==> flow/design.v <==
module fpadd_40(x_40,y_40,res_40,clk_40,rst_40);
input [31:0] x_40,y_40;				      
output [31:0] res_40;				 
input clk_40,rst_40;
parameter menw_40=45;             
reg sing_x_40,sing_y_40;	 
reg [7:0] exp_x_40, exp_y_40,exp_res_40;		 
reg [menw_40:0] mes_x_40, mes_y_40,mes_res_40,mes_medi_40;	 
reg zero_40_x,zero_40_y;	
reg signres;		                     
reg [31:0] resout_40;	 
integer int_exp_x,int_exp_y,int_exp_dif_40;	 
integer renorm_40,renorm_400,renorm_401,renorm_402,renorm_403,renorm_404,renorm_405;	 
parameter [menw_40:0] zero_40=0;
integer int_exp_dif_402,int_exp_dif_401,int_exp_dif_404,int_exp_dif_403,int_exp_dif_405,int_exp_dif_406,int_exp_dif_4000,int_exp_dif_400;
reg [menw_40:0] mes_y_402,mes_y_401,mes_y_403,mes_y_404;
reg [menw_40:0] mes_x_402,mes_x_401,mes_x_403,mes_x_404;
reg [menw_40:0] mes_res_401,mes_res_402,mes_res_403,mes_res_404,mes_res_4000,mes_res_400;
reg [7:0] exp_x_402,exp_x_401;
reg [7:0] exp_res_402,exp_res_401,exp_res_403,exp_res_404,exp_res_4000,exp_res_400;
reg sing_x_402,sing_x_401,sing_x_403;
reg sing_y_402,sing_y_401,sing_y_403;
reg signres2,signres1,signres3,signres4,signres5,signres6,signres00,signres0;
assign res_40=resout_40;
always @(*) begin
renorm_40=0;
  zero_40_x = (x_40[30:0]==0)?1:0;
  zero_40_y = (y_40[30:0]==0)?1:0;
  if( y_40[30:0] > x_40[30:0] ) begin
    exp_x_40 = y_40[30:23];
    exp_y_40 = x_40[30:23];
    sing_x_40 = y_40[31];
    sing_y_40 = x_40[31];
    mes_x_40 = (zero_40_y)?0:{ 2'b1, y_40[22:0],zero_40[menw_40:25]};
    mes_y_40 = (zero_40_x)?0:{ 2'b1, x_40[22:0],zero_40[menw_40:25]};
    signres=sing_x_40;
  end else begin
    sing_x_40 = x_40[31];
    sing_y_40 = y_40[31];
    exp_x_40 = x_40[30:23];
    exp_y_40 = y_40[30:23];
    mes_x_40 = (zero_40_x)?0:{ 2'b1, x_40[22:0],zero_40[menw_40:25]};
    mes_y_40 = (zero_40_y)?0:{ 2'b1, y_40[22:0],zero_40[menw_40:25]};
    signres=sing_x_40;
  end
  int_exp_x=exp_x_40;
  int_exp_y=exp_y_40;
  int_exp_dif_40=exp_x_40-exp_y_40;
int_exp_dif_402=int_exp_dif_401;
mes_y_402=mes_y_401;
mes_x_402=mes_x_401;
exp_x_402=exp_x_401;
sing_x_402=sing_x_401;
sing_y_402=sing_y_401;
signres2=signres1;
  if(int_exp_dif_402 > 24) begin
    exp_res_40=exp_x_402;
    mes_res_40=mes_x_402;
  end else begin
    exp_res_40=exp_x_402;
    mes_res_40=0;
    mes_y_402=(int_exp_dif_402[4])?{16'b0,mes_y_402[menw_40:16]}: {mes_y_402};
    mes_y_402=(int_exp_dif_402[3])?{ 8'b0,mes_y_402[menw_40:8 ]}: {mes_y_402};
    mes_y_402=(int_exp_dif_402[2])?{ 4'b0,mes_y_402[menw_40:4 ]}: {mes_y_402};
    mes_y_402=(int_exp_dif_402[1])?{ 2'b0,mes_y_402[menw_40:2 ]}: {mes_y_402};
    mes_y_402=(int_exp_dif_402[0])?{ 1'b0,mes_y_402[menw_40:1 ]}: {mes_y_402};
  end
mes_y_404=mes_y_403;
mes_x_404=mes_x_403;
mes_res_4000=mes_res_400;
exp_res_4000=exp_res_400;
signres00=signres0;
int_exp_dif_4000=int_exp_dif_400;
 if (int_exp_dif_4000 <=24) begin
    if(sing_x_403 == sing_y_403) 
       	mes_res_4000=mes_x_404+mes_y_404;
	 else mes_res_4000=mes_x_404-mes_y_404;
    if(mes_res_4000[menw_40]) begin
      mes_res_4000={1'b0,mes_res_4000[menw_40:1]};
      exp_res_4000=exp_res_4000+1;
    end
  end
mes_res_402=mes_res_401;
int_exp_dif_404=int_exp_dif_403;
signres4=signres3;
exp_res_402=exp_res_401;
renorm_403=renorm_402;
    if(mes_res_402[menw_40-1:menw_40-32]==0) begin 
	renorm_403[5]=1; mes_res_402={ 1'b0,mes_res_402[menw_40-33:0],32'b0 }; 
    end
    if(mes_res_402[menw_40-1:menw_40-16]==0) begin 
	renorm_403[4]=1; mes_res_402={ 1'b0,mes_res_402[menw_40-17:0],16'b0 }; 
    end
    if(mes_res_402[menw_40-1:menw_40-8]==0) begin 
	renorm_403[3]=1; mes_res_402={ 1'b0,mes_res_402[menw_40-9:0], 8'b0 }; 
    end
    if(mes_res_402[menw_40-1:menw_40-4]==0) begin 
	renorm_403[2]=1; mes_res_402={ 1'b0,mes_res_402[menw_40-5:0], 4'b0 }; 
    end
    if(mes_res_402[menw_40-1:menw_40-2]==0) begin 
	renorm_403[1]=1; mes_res_402={ 1'b0,mes_res_402[menw_40-3:0], 2'b0 }; 
    end
    if(mes_res_402[menw_40-1   ]==0) begin 
	renorm_403[0]=1; mes_res_402={ 1'b0,mes_res_402[menw_40-2:0], 1'b0 }; 
    end
mes_res_404=mes_res_403;
signres6=signres5;
renorm_405=renorm_404;
exp_res_404=exp_res_403;
int_exp_dif_406=int_exp_dif_405;
  if (int_exp_dif_406 <=60)
  begin
    if(mes_res_404 != 0) begin
      if(mes_res_404[menw_40-24:0]==0 && mes_res_404[menw_40-24]==1) begin
	if(mes_res_404[menw_40-11]==1) mes_res_404=mes_res_404+{1'b1,zero_40[menw_40-11:0]};
      end else begin
        mes_res_404=mes_res_404;
      end
      exp_res_404=exp_res_404-renorm_405;
      if(mes_res_404[menw_40-1]==0) begin
       exp_res_404=exp_res_404+1;
       mes_res_404={1'b0,mes_res_404[menw_40-1:1]};
      end
    end else begin
      exp_res_404=0;
      signres6=0;
    end
  end
resout_40={signres6,exp_res_404,mes_res_404[menw_40-2:menw_40-24]};
end
always @(posedge clk_40 or posedge rst_40)
begin
	if (rst_40) 
begin
int_exp_dif_401<=0;
mes_x_401<=0;
mes_y_401<= 0;
exp_x_401 <= 0;
sing_x_401<=0;
sing_y_401<=0;
signres1<=0;
renorm_401<=0;
mes_y_403 <= 0;
mes_x_403 <= 0;
sing_x_403 <= 0;
sing_y_403 <= 0;
mes_res_400 <= 0;
renorm_400 <= 0;
signres0 <= 0;
int_exp_dif_400 <= 0;
exp_res_400 <= 0;
mes_res_401 <= 0;
int_exp_dif_403<= 0;
signres3 <= 0;
exp_res_401<= 0;
renorm_402 <= 0;
mes_res_403<=  0;
signres5<= 0;
renorm_404<= 0;
exp_res_403<= 0;
int_exp_dif_405 <= 0;
end
	else begin
	int_exp_dif_401<= int_exp_dif_40;
	mes_x_401<= mes_x_40;
	mes_y_401<= mes_y_40;
	exp_x_401 <= exp_x_40;
	sing_x_401<= sing_x_40;
	sing_y_401<= sing_y_40;
	signres1<= signres;
	renorm_401<= renorm_40;
	mes_y_403 <= mes_y_402;
	mes_x_403 <= mes_x_402;
	sing_x_403 <= sing_x_402;
	sing_y_403 <= sing_y_402;
	mes_res_400 <= mes_res_40;
	renorm_400 <= renorm_401;
	signres0 <= signres2;
	int_exp_dif_400 <= int_exp_dif_402;
	exp_res_400 <= exp_res_40;
	mes_res_401 <= mes_res_4000;
	int_exp_dif_403<= int_exp_dif_4000;
	signres3 <= signres00;
	exp_res_401<= exp_res_4000;
	renorm_402 <= renorm_400;
	mes_res_403 <= mes_res_402;
	signres5 <= signres4;
	renorm_404 <= renorm_403;
	exp_res_403 <= exp_res_402;
	int_exp_dif_405 <= int_exp_dif_404;
	end
end
endmodule
# ---- Tool chain data of fpadd_40
# Tool output for the design above before and after an edit, in the order of the flow.
# Lines under "orig" count in the file above, lines under "edited" in the edited file.
# "diff" is "edited" less "orig", of the values as shown; "change_rel_pct" is that difference over "orig", in percent.
# Operators: Yosys type, input widths -> output width; for muxes data width and select width s.
# Cell names lack the library's common part.
# Not given: -
dict set report setup {
  top_module {fpadd_40}
  clk_port {clk_40}
  cell_library {sky130hd}
  lib_corner {tt_025C_1v80}
}

# ---- The edit
# Unified diff, file above to edited file.
# The edited RTL no longer does the same as the RTL above: the edit was made by script, with no optimisation intended.
# begin of diff
@@ -9,5 +9,5 @@
 reg zero_40_x,zero_40_y;	
 reg signres;		                     
-reg [31:0] resout_40;	 
+reg [23:0] resout_40;	 
 integer int_exp_x,int_exp_y,int_exp_dif_40;	 
 integer renorm_40,renorm_400,renorm_401,renorm_402,renorm_403,renorm_404,renorm_405;	 
# end of diff

# ---- Elaborated design
# Source: Yosys, flattened and elaborated, memories not mapped. Widths are those after wreduce; folded enables and synchronous resets count as part of the registers. Registers that Yosys merges into a memory's read port (data or address) are not register bits. Print and check cells do not count. Equal cells are merged and count once.
# item orig edited diff change_rel_pct
set op_classes {}
lappend op_classes {addsub 7 7 0 0.00}
lappend op_classes {cmp 4 4 0 0.00}
lappend op_classes {equal 1 1 0 0.00}
lappend op_classes {muxes 47 40 -7 -14.89}
lappend op_classes {reduce_and_logical 10 10 0 0.00}
# op orig edited diff change_rel_pct
set op_table {}
lappend op_table {{$mux 8} 7 2 -5 -71.43}
lappend op_table {{$mux 1} 12 10 -2 -16.67}
lappend op_table {{$add 8x1->8 const B} 2 0 -2 -100.00}
lappend op_table {{$add 1x1->1 const B} 0 2 2 -}
lappend op_table {{$sub 8x6->8} 1 0 -1 -100.00}
lappend op_table {{$sub 1x1->1} 0 1 1 -}
lappend op_table {{$mux 45} 16 16 0 0.00}
lappend op_table {{$mux 46} 9 9 0 0.00}
lappend op_table {{$mux 44} 3 3 0 0.00}
lappend op_table {{$logic_not 31->1} 2 2 0 0.00}
lappend op_table {{$add 45x36->45 const B} 1 1 0 0.00}
lappend op_table {{$add 45x46->46} 1 1 0 0.00}
lappend op_table {{$eq 1x1->1} 1 1 0 0.00}
lappend op_table {{$gt 31x31->1} 1 1 0 0.00}
lappend op_table {{$gt 9x6->1 const B} 1 1 0 0.00}
lappend op_table {{$le 9x6->1 const B} 1 1 0 0.00}
lappend op_table {{$le 9x7->1 const B} 1 1 0 0.00}
lappend op_table {{$logic_and 1x1->1} 1 1 0 0.00}
lappend op_table {{$logic_not 16->1} 1 1 0 0.00}
lappend op_table {{$logic_not 2->1} 1 1 0 0.00}
lappend op_table {{$logic_not 22->1} 1 1 0 0.00}
lappend op_table {{$logic_not 32->1} 1 1 0 0.00}
lappend op_table {{$logic_not 4->1} 1 1 0 0.00}
lappend op_table {{$logic_not 8->1} 1 1 0 0.00}
lappend op_table {{$reduce_bool 46->1} 1 1 0 0.00}
lappend op_table {{$sub 45x46->46} 1 1 0 0.00}
lappend op_table {{$sub 8x8->9} 1 1 0 0.00}
# item orig edited diff change_rel_pct
set word_totals {}
lappend word_totals {register_bits 399 364 -35 -8.77}
lappend word_totals {elab_cells 91 82 -9 -9.89}

# ---- Logic depth
# Yosys ltp: most cells in a row. Word level: on the elaborated netlist, between registers, memories and ports. Mapped: between sequential cells and ports; inverters and the memories' decode and read muxes count.
# item orig edited diff change_rel_pct
set logic_depth {}
lappend logic_depth {ltp_word 11 11 0 0.00}
lappend logic_depth {abc_area 0 0 - -}
lappend logic_depth {mapped_depth 23 20 -3 -13.04}

# ---- Netlist
# The flow's flattened synthesis, as Yosys stat reports it; memories are mapped. The netlist is that of the ABC_AREA named above (0 if unset); the other value can give another one.
# item orig edited diff change_rel_pct
set synth_totals {}
lappend synth_totals {mapped_cells 2002 1850 -152 -7.59}
lappend synth_totals {mapped_area_um2 18610.3 17194.0 -1416.3 -7.61}
lappend synth_totals {ffs 311 276 -35 -11.25}
# type orig edited diff change_rel_pct
set by_type {}
lappend by_type {o21ai_0 202 140 -62 -30.69}
lappend by_type {dfrtp_1 311 276 -35 -11.25}
lappend by_type {mux2i_1 168 134 -34 -20.24}
lappend by_type {mux2_2 53 72 19 35.85}
lappend by_type {nor2b_1 34 16 -18 -52.94}
lappend by_type {inv_1 71 54 -17 -23.94}
lappend by_type {a221o_1 4 18 14 350.00}
lappend by_type {nand2_1 210 197 -13 -6.19}
lappend by_type {xor2_1 41 29 -12 -29.27}
lappend by_type {nor2_1 171 161 -10 -5.85}
lappend by_type {clkbuf_1 80 70 -10 -12.50}
lappend by_type {a211oi_1 24 34 10 41.67}
lappend by_type {or4_1 5 14 9 180.00}
lappend by_type {buf_4 4 13 9 225.00}
lappend by_type {ha_1 66 58 -8 -12.12}
lappend by_type {xnor2_1 48 41 -7 -14.58}
lappend by_type {a21o_1 18 11 -7 -38.89}
lappend by_type {a31oi_1 11 18 7 63.64}
# Not every row of either side is listed.

# ---- Timing after synthesis
# OpenSTA on the mapped netlist: ideal clock, no wires. The path of least setup slack (recovery checks aside). Input and output delay are each 20% of the period. Register names are those of the netlist, which keeps one name where synthesis merged equal registers.
# item orig edited diff change_rel_pct
set synth_timing {}
lappend synth_timing {path_kind {register to register} {register to register} - -}
lappend synth_timing {from {register mes_y_403[3]} {register mes_y_403[3]} - -}
lappend synth_timing {to {register mes_res_401[43]} {register mes_res_401[35]} - -}
lappend synth_timing {clock_period_ps 5000 5000 0 0.00}
lappend synth_timing {setup_time_ps 83 126 43 -}
lappend synth_timing {t_arrival_ps 4898 4920 22 0.45}
lappend synth_timing {required_ps 4917 4874 -43 -0.87}
lappend synth_timing {path_slack_ps 19 -46 -65 -}
lappend synth_timing {delay_ps 4981 5046 65 1.30}
lappend synth_timing {stages 22 18 -4 -18.18}
lappend synth_timing {n_path_buf 2 2 0 0.00}
lappend synth_timing {period_less_setup_slack_ps 4981 5046 65 1.30}
# "delay_ps" is the arrival time less input delay plus setup time.
# "stages": output pins that drive a net of the path, with the launching flip-flop's if there is one; two outputs of one cell count as two.
# "period_less_setup_slack_ps" is the clock period less the worst setup slack; recovery checks do not enter. This is arithmetic on one report: input and output delays are still those of the set period (20% each).
# Between the ends stands the longest chain of elaborated cells between them, by number of cells; it is not shown to be the way that was timed. Of several equally long chains one is given.
# A line is the first line of the expression or statement that the cell stems from. Yosys adds cells for indexed reads and writes and turns some case tables into memories.
dict set report synth_via_orig {
  path_cell_list {dfrtp_1 -> or4_1 -> nor4_1 -> nor2b_1 -> and2_1 -> nor2b_1 -> nor2b_1 -> nand2_1 -> o41ai_1 -> xnor2_1 -> ha_1 -> a21oi_1 -> nor2b_1 -> o21ai_0 -> a21o_1 -> a41oi_1 -> o2111a_1 -> a211oi_1 -> buf_2 -> buf_4 -> mux2_2 -> o21ai_0}
  elab_chain_len 5
}
# item line_no
set synth_rtl_orig {}
lappend synth_rtl_orig {{start, declared} 16} ;# reg [menw_40:0] mes_y_402,mes_y_401,mes_y_403,mes_y_404;
lappend synth_rtl_orig {{start, assigned} 143} ;# mes_y_403 <= 0;
lappend synth_rtl_orig {{start, assigned} 172} ;# mes_y_403 <= mes_y_402;
lappend synth_rtl_orig {{$sub 45x46->46} 77} ;# else mes_res_4000=mes_x_404-mes_y_404;
lappend synth_rtl_orig {{$mux 46} 75} ;# if(sing_x_403 == sing_y_403)
lappend synth_rtl_orig {{$mux 46} 74} ;# if (int_exp_dif_4000 <=24) begin
lappend synth_rtl_orig {{$mux 45} 78} ;# if(mes_res_4000[menw_40]) begin
lappend synth_rtl_orig {{$mux 46} 74}
lappend synth_rtl_orig {{end, assigned} 152} ;# mes_res_401 <= 0;
lappend synth_rtl_orig {{end, assigned} 181} ;# mes_res_401 <= mes_res_4000;
lappend synth_rtl_orig {{end, declared} 18} ;# reg [menw_40:0] mes_res_401,mes_res_402,mes_res_403,mes_res_404,mes_res_4000,mes_res_400;
dict set report synth_via_edited {
  path_cell_list {dfrtp_1 -> or4_1 -> nor4_1 -> and4b_1 -> clkbuf_1 -> a31oi_1 -> xor2_1 -> ha_1 -> a21o_1 -> a2111oi_0 -> o311ai_0 -> nand3_1 -> nand4_1 -> a31oi_1 -> xnor2_1 -> clkbuf_1 -> nor2_1 -> a221o_1}
  elab_chain_len 5
}
# item line_no
set synth_rtl_edited {}
lappend synth_rtl_edited {{start, declared} 16} ;# reg [menw_40:0] mes_y_402,mes_y_401,mes_y_403,mes_y_404;
lappend synth_rtl_edited {{start, assigned} 143} ;# mes_y_403 <= 0;
lappend synth_rtl_edited {{start, assigned} 172} ;# mes_y_403 <= mes_y_402;
lappend synth_rtl_edited {{$sub 45x46->46} 77} ;# else mes_res_4000=mes_x_404-mes_y_404;
lappend synth_rtl_edited {{$mux 46} 75} ;# if(sing_x_403 == sing_y_403)
lappend synth_rtl_edited {{$mux 46} 74} ;# if (int_exp_dif_4000 <=24) begin
lappend synth_rtl_edited {{$mux 45} 78} ;# if(mes_res_4000[menw_40]) begin
lappend synth_rtl_edited {{$mux 46} 74}
lappend synth_rtl_edited {{end, assigned} 152} ;# mes_res_401 <= 0;
lappend synth_rtl_edited {{end, assigned} 181} ;# mes_res_401 <= mes_res_4000;
lappend synth_rtl_edited {{end, declared} 18} ;# reg [menw_40:0] mes_res_401,mes_res_402,mes_res_403,mes_res_404,mes_res_4000,mes_res_400;

# ---- Timing after layout
# From the final timing report of the runs of pair A: the path of least setup slack in the routed layout; clock arrival at registers is part of the times.
# The path's times are printed in steps of 10 ps; the period is the one set.
# item orig edited diff change_rel_pct
set layout_timing {}
lappend layout_timing {path_kind {register to register} {register to register} - -}
lappend layout_timing {from {register mes_y_403[17]} {register mes_y_403[5]} - -}
lappend layout_timing {to {register mes_res_401[41]} {register mes_res_401[38]} - -}
lappend layout_timing {clock_period_ps 5000 5000 0 0.00}
lappend layout_timing {setup_time_ps 120 120 0 -}
lappend layout_timing {t_arrival_ps 5350 5220 -130 -2.43}
lappend layout_timing {required_ps 5410 5460 50 0.92}
lappend layout_timing {path_slack_ps 60 230 170 -}
lappend layout_timing {stages 21 23 2 9.52}
lappend layout_timing {n_path_buf 2 4 2 100.00}
# Between the ends stands the longest chain of elaborated cells between them, by number of cells; it is not shown to be the way that was timed. Of several equally long chains one is given.
dict set report layout_via_orig {
  path_cell_list {dfrtp_1 -> or4_4 -> or4b_4 -> or2_4 -> nor2_4 -> and2_4 -> and3_4 -> a21oi_2 -> xor2_1 -> ha_1 -> a21o_1 -> a21o_1 -> a21o_1 -> and2_4 -> o21ai_4 -> o31ai_4 -> a211oi_4 -> buf_6 -> buf_4 -> mux2_2 -> mux2_2}
  elab_chain_len 5
}
# item line_no
set layout_rtl_orig {}
lappend layout_rtl_orig {{start, declared} 16} ;# reg [menw_40:0] mes_y_402,mes_y_401,mes_y_403,mes_y_404;
lappend layout_rtl_orig {{start, assigned} 143} ;# mes_y_403 <= 0;
lappend layout_rtl_orig {{start, assigned} 172} ;# mes_y_403 <= mes_y_402;
lappend layout_rtl_orig {{$sub 45x46->46} 77} ;# else mes_res_4000=mes_x_404-mes_y_404;
lappend layout_rtl_orig {{$mux 46} 75} ;# if(sing_x_403 == sing_y_403)
lappend layout_rtl_orig {{$mux 46} 74} ;# if (int_exp_dif_4000 <=24) begin
lappend layout_rtl_orig {{$mux 45} 78} ;# if(mes_res_4000[menw_40]) begin
lappend layout_rtl_orig {{$mux 46} 74}
lappend layout_rtl_orig {{end, assigned} 152} ;# mes_res_401 <= 0;
lappend layout_rtl_orig {{end, assigned} 181} ;# mes_res_401 <= mes_res_4000;
lappend layout_rtl_orig {{end, declared} 18} ;# reg [menw_40:0] mes_res_401,mes_res_402,mes_res_403,mes_res_404,mes_res_4000,mes_res_400;
dict set report layout_via_edited {
  path_cell_list {dfrtp_1 -> or4_1 -> nor4_2 -> nor2b_2 -> and3_1 -> nand3b_1 -> buf_4 -> nor3_4 -> a21oi_1 -> xnor2_1 -> ha_1 -> a21o_1 -> a211oi_4 -> o311ai_4 -> nand3_1 -> nand4_1 -> a31oi_1 -> buf_4 -> xnor2_4 -> buf_12 -> buf_4 -> nor2_1 -> a221o_1}
  elab_chain_len 5
}
# item line_no
set layout_rtl_edited {}
lappend layout_rtl_edited {{start, declared} 16} ;# reg [menw_40:0] mes_y_402,mes_y_401,mes_y_403,mes_y_404;
lappend layout_rtl_edited {{start, assigned} 143} ;# mes_y_403 <= 0;
lappend layout_rtl_edited {{start, assigned} 172} ;# mes_y_403 <= mes_y_402;
lappend layout_rtl_edited {{$sub 45x46->46} 77} ;# else mes_res_4000=mes_x_404-mes_y_404;
lappend layout_rtl_edited {{$mux 46} 75} ;# if(sing_x_403 == sing_y_403)
lappend layout_rtl_edited {{$mux 46} 74} ;# if (int_exp_dif_4000 <=24) begin
lappend layout_rtl_edited {{$mux 45} 78} ;# if(mes_res_4000[menw_40]) begin
lappend layout_rtl_edited {{$mux 46} 74}
lappend layout_rtl_edited {{end, assigned} 152} ;# mes_res_401 <= 0;
lappend layout_rtl_edited {{end, assigned} 181} ;# mes_res_401 <= mes_res_4000;
lappend layout_rtl_edited {{end, declared} 18} ;# reg [menw_40:0] mes_res_401,mes_res_402,mes_res_403,mes_res_404,mes_res_4000,mes_res_400;

# ---- Measured runs
# Both versions went through the flow (Yosys, OpenROAD) with the same settings in each pair. Constraints: input delay and output delay 20% of the set period each, output load 0.01 pF.
dict set report settings_pair_A {
  CORE_UTILIZATION 40
  period_ns 5.0
  CAP_MARGIN 20
  CORE_MARGIN 2
  SLEW_MARGIN 20
}
# item orig edited diff change_rel_pct
set measured_pair_A {}
lappend measured_pair_A {synth_chip_area_um2 18610.3 17194.0 -1416.3 -7.61}
lappend measured_pair_A {dieArea_um2 48268.1 44660.4 -3607.7 -7.47}
lappend measured_pair_A {final_stdcell_area_um2 22391.5 20420.8 -1970.7 -8.80}
lappend measured_pair_A {post_route_util_pct 48.4 48.4 0.0 -}
lappend measured_pair_A {ws_setup_ps 64 235 171 -}
lappend measured_pair_A {setup_tns_ps 0 0 0 -}
lappend measured_pair_A {ws_hold_ps 341 347 6 -}
lappend measured_pair_A {power_total_uw 14550 12938 -1612 -11.08}
lappend measured_pair_A {timing.achieved_period_ps 4936 4765 -171 -3.46}
dict set report settings_pair_B {
  CORE_ASPECT_RATIO 1.1
  CORE_UTILIZATION 41
  CTS_CLUSTER_DIAMETER 398
  CTS_CLUSTER_SIZE 56
  GPL_TIMING_DRIVEN 1
  MIN_ROUTING_LAYER {met2}
  PLACE_DENSITY_LB_ADDON 0.05
  SETUP_SLACK_MARGIN -0.38
  TNS_END_PERCENT 25
  period_ns 4.91
  CAP_MARGIN 20
  CORE_MARGIN 2
  SLEW_MARGIN 20
}
# item orig edited diff change_rel_pct
set measured_pair_B {}
lappend measured_pair_B {synth_chip_area_um2 18610.3 17194.0 -1416.3 -7.61}
lappend measured_pair_B {dieArea_um2 47112.9 43593.0 -3519.9 -7.47}
lappend measured_pair_B {final_stdcell_area_um2 21550.7 19665.1 -1885.6 -8.75}
lappend measured_pair_B {post_route_util_pct 48.3 47.6 -0.7 -}
lappend measured_pair_B {ws_setup_ps -317 -97 220 -}
lappend measured_pair_B {setup_tns_ps -10499 -1225 9274 -}
lappend measured_pair_B {ws_hold_ps 361 367 6 -}
lappend measured_pair_B {power_total_uw 13578 11839 -1739 -12.81}
lappend measured_pair_B {timing.achieved_period_ps 5227 5007 -220 -4.21}
# "timing.achieved_period_ps" is the run's clock period less its worst setup slack. It is reckoned from that one timing run; input and output delays stay at 20% of the period that was set.
# "power_total_uw": no workload was simulated; the value follows from the tool's default switching activity.
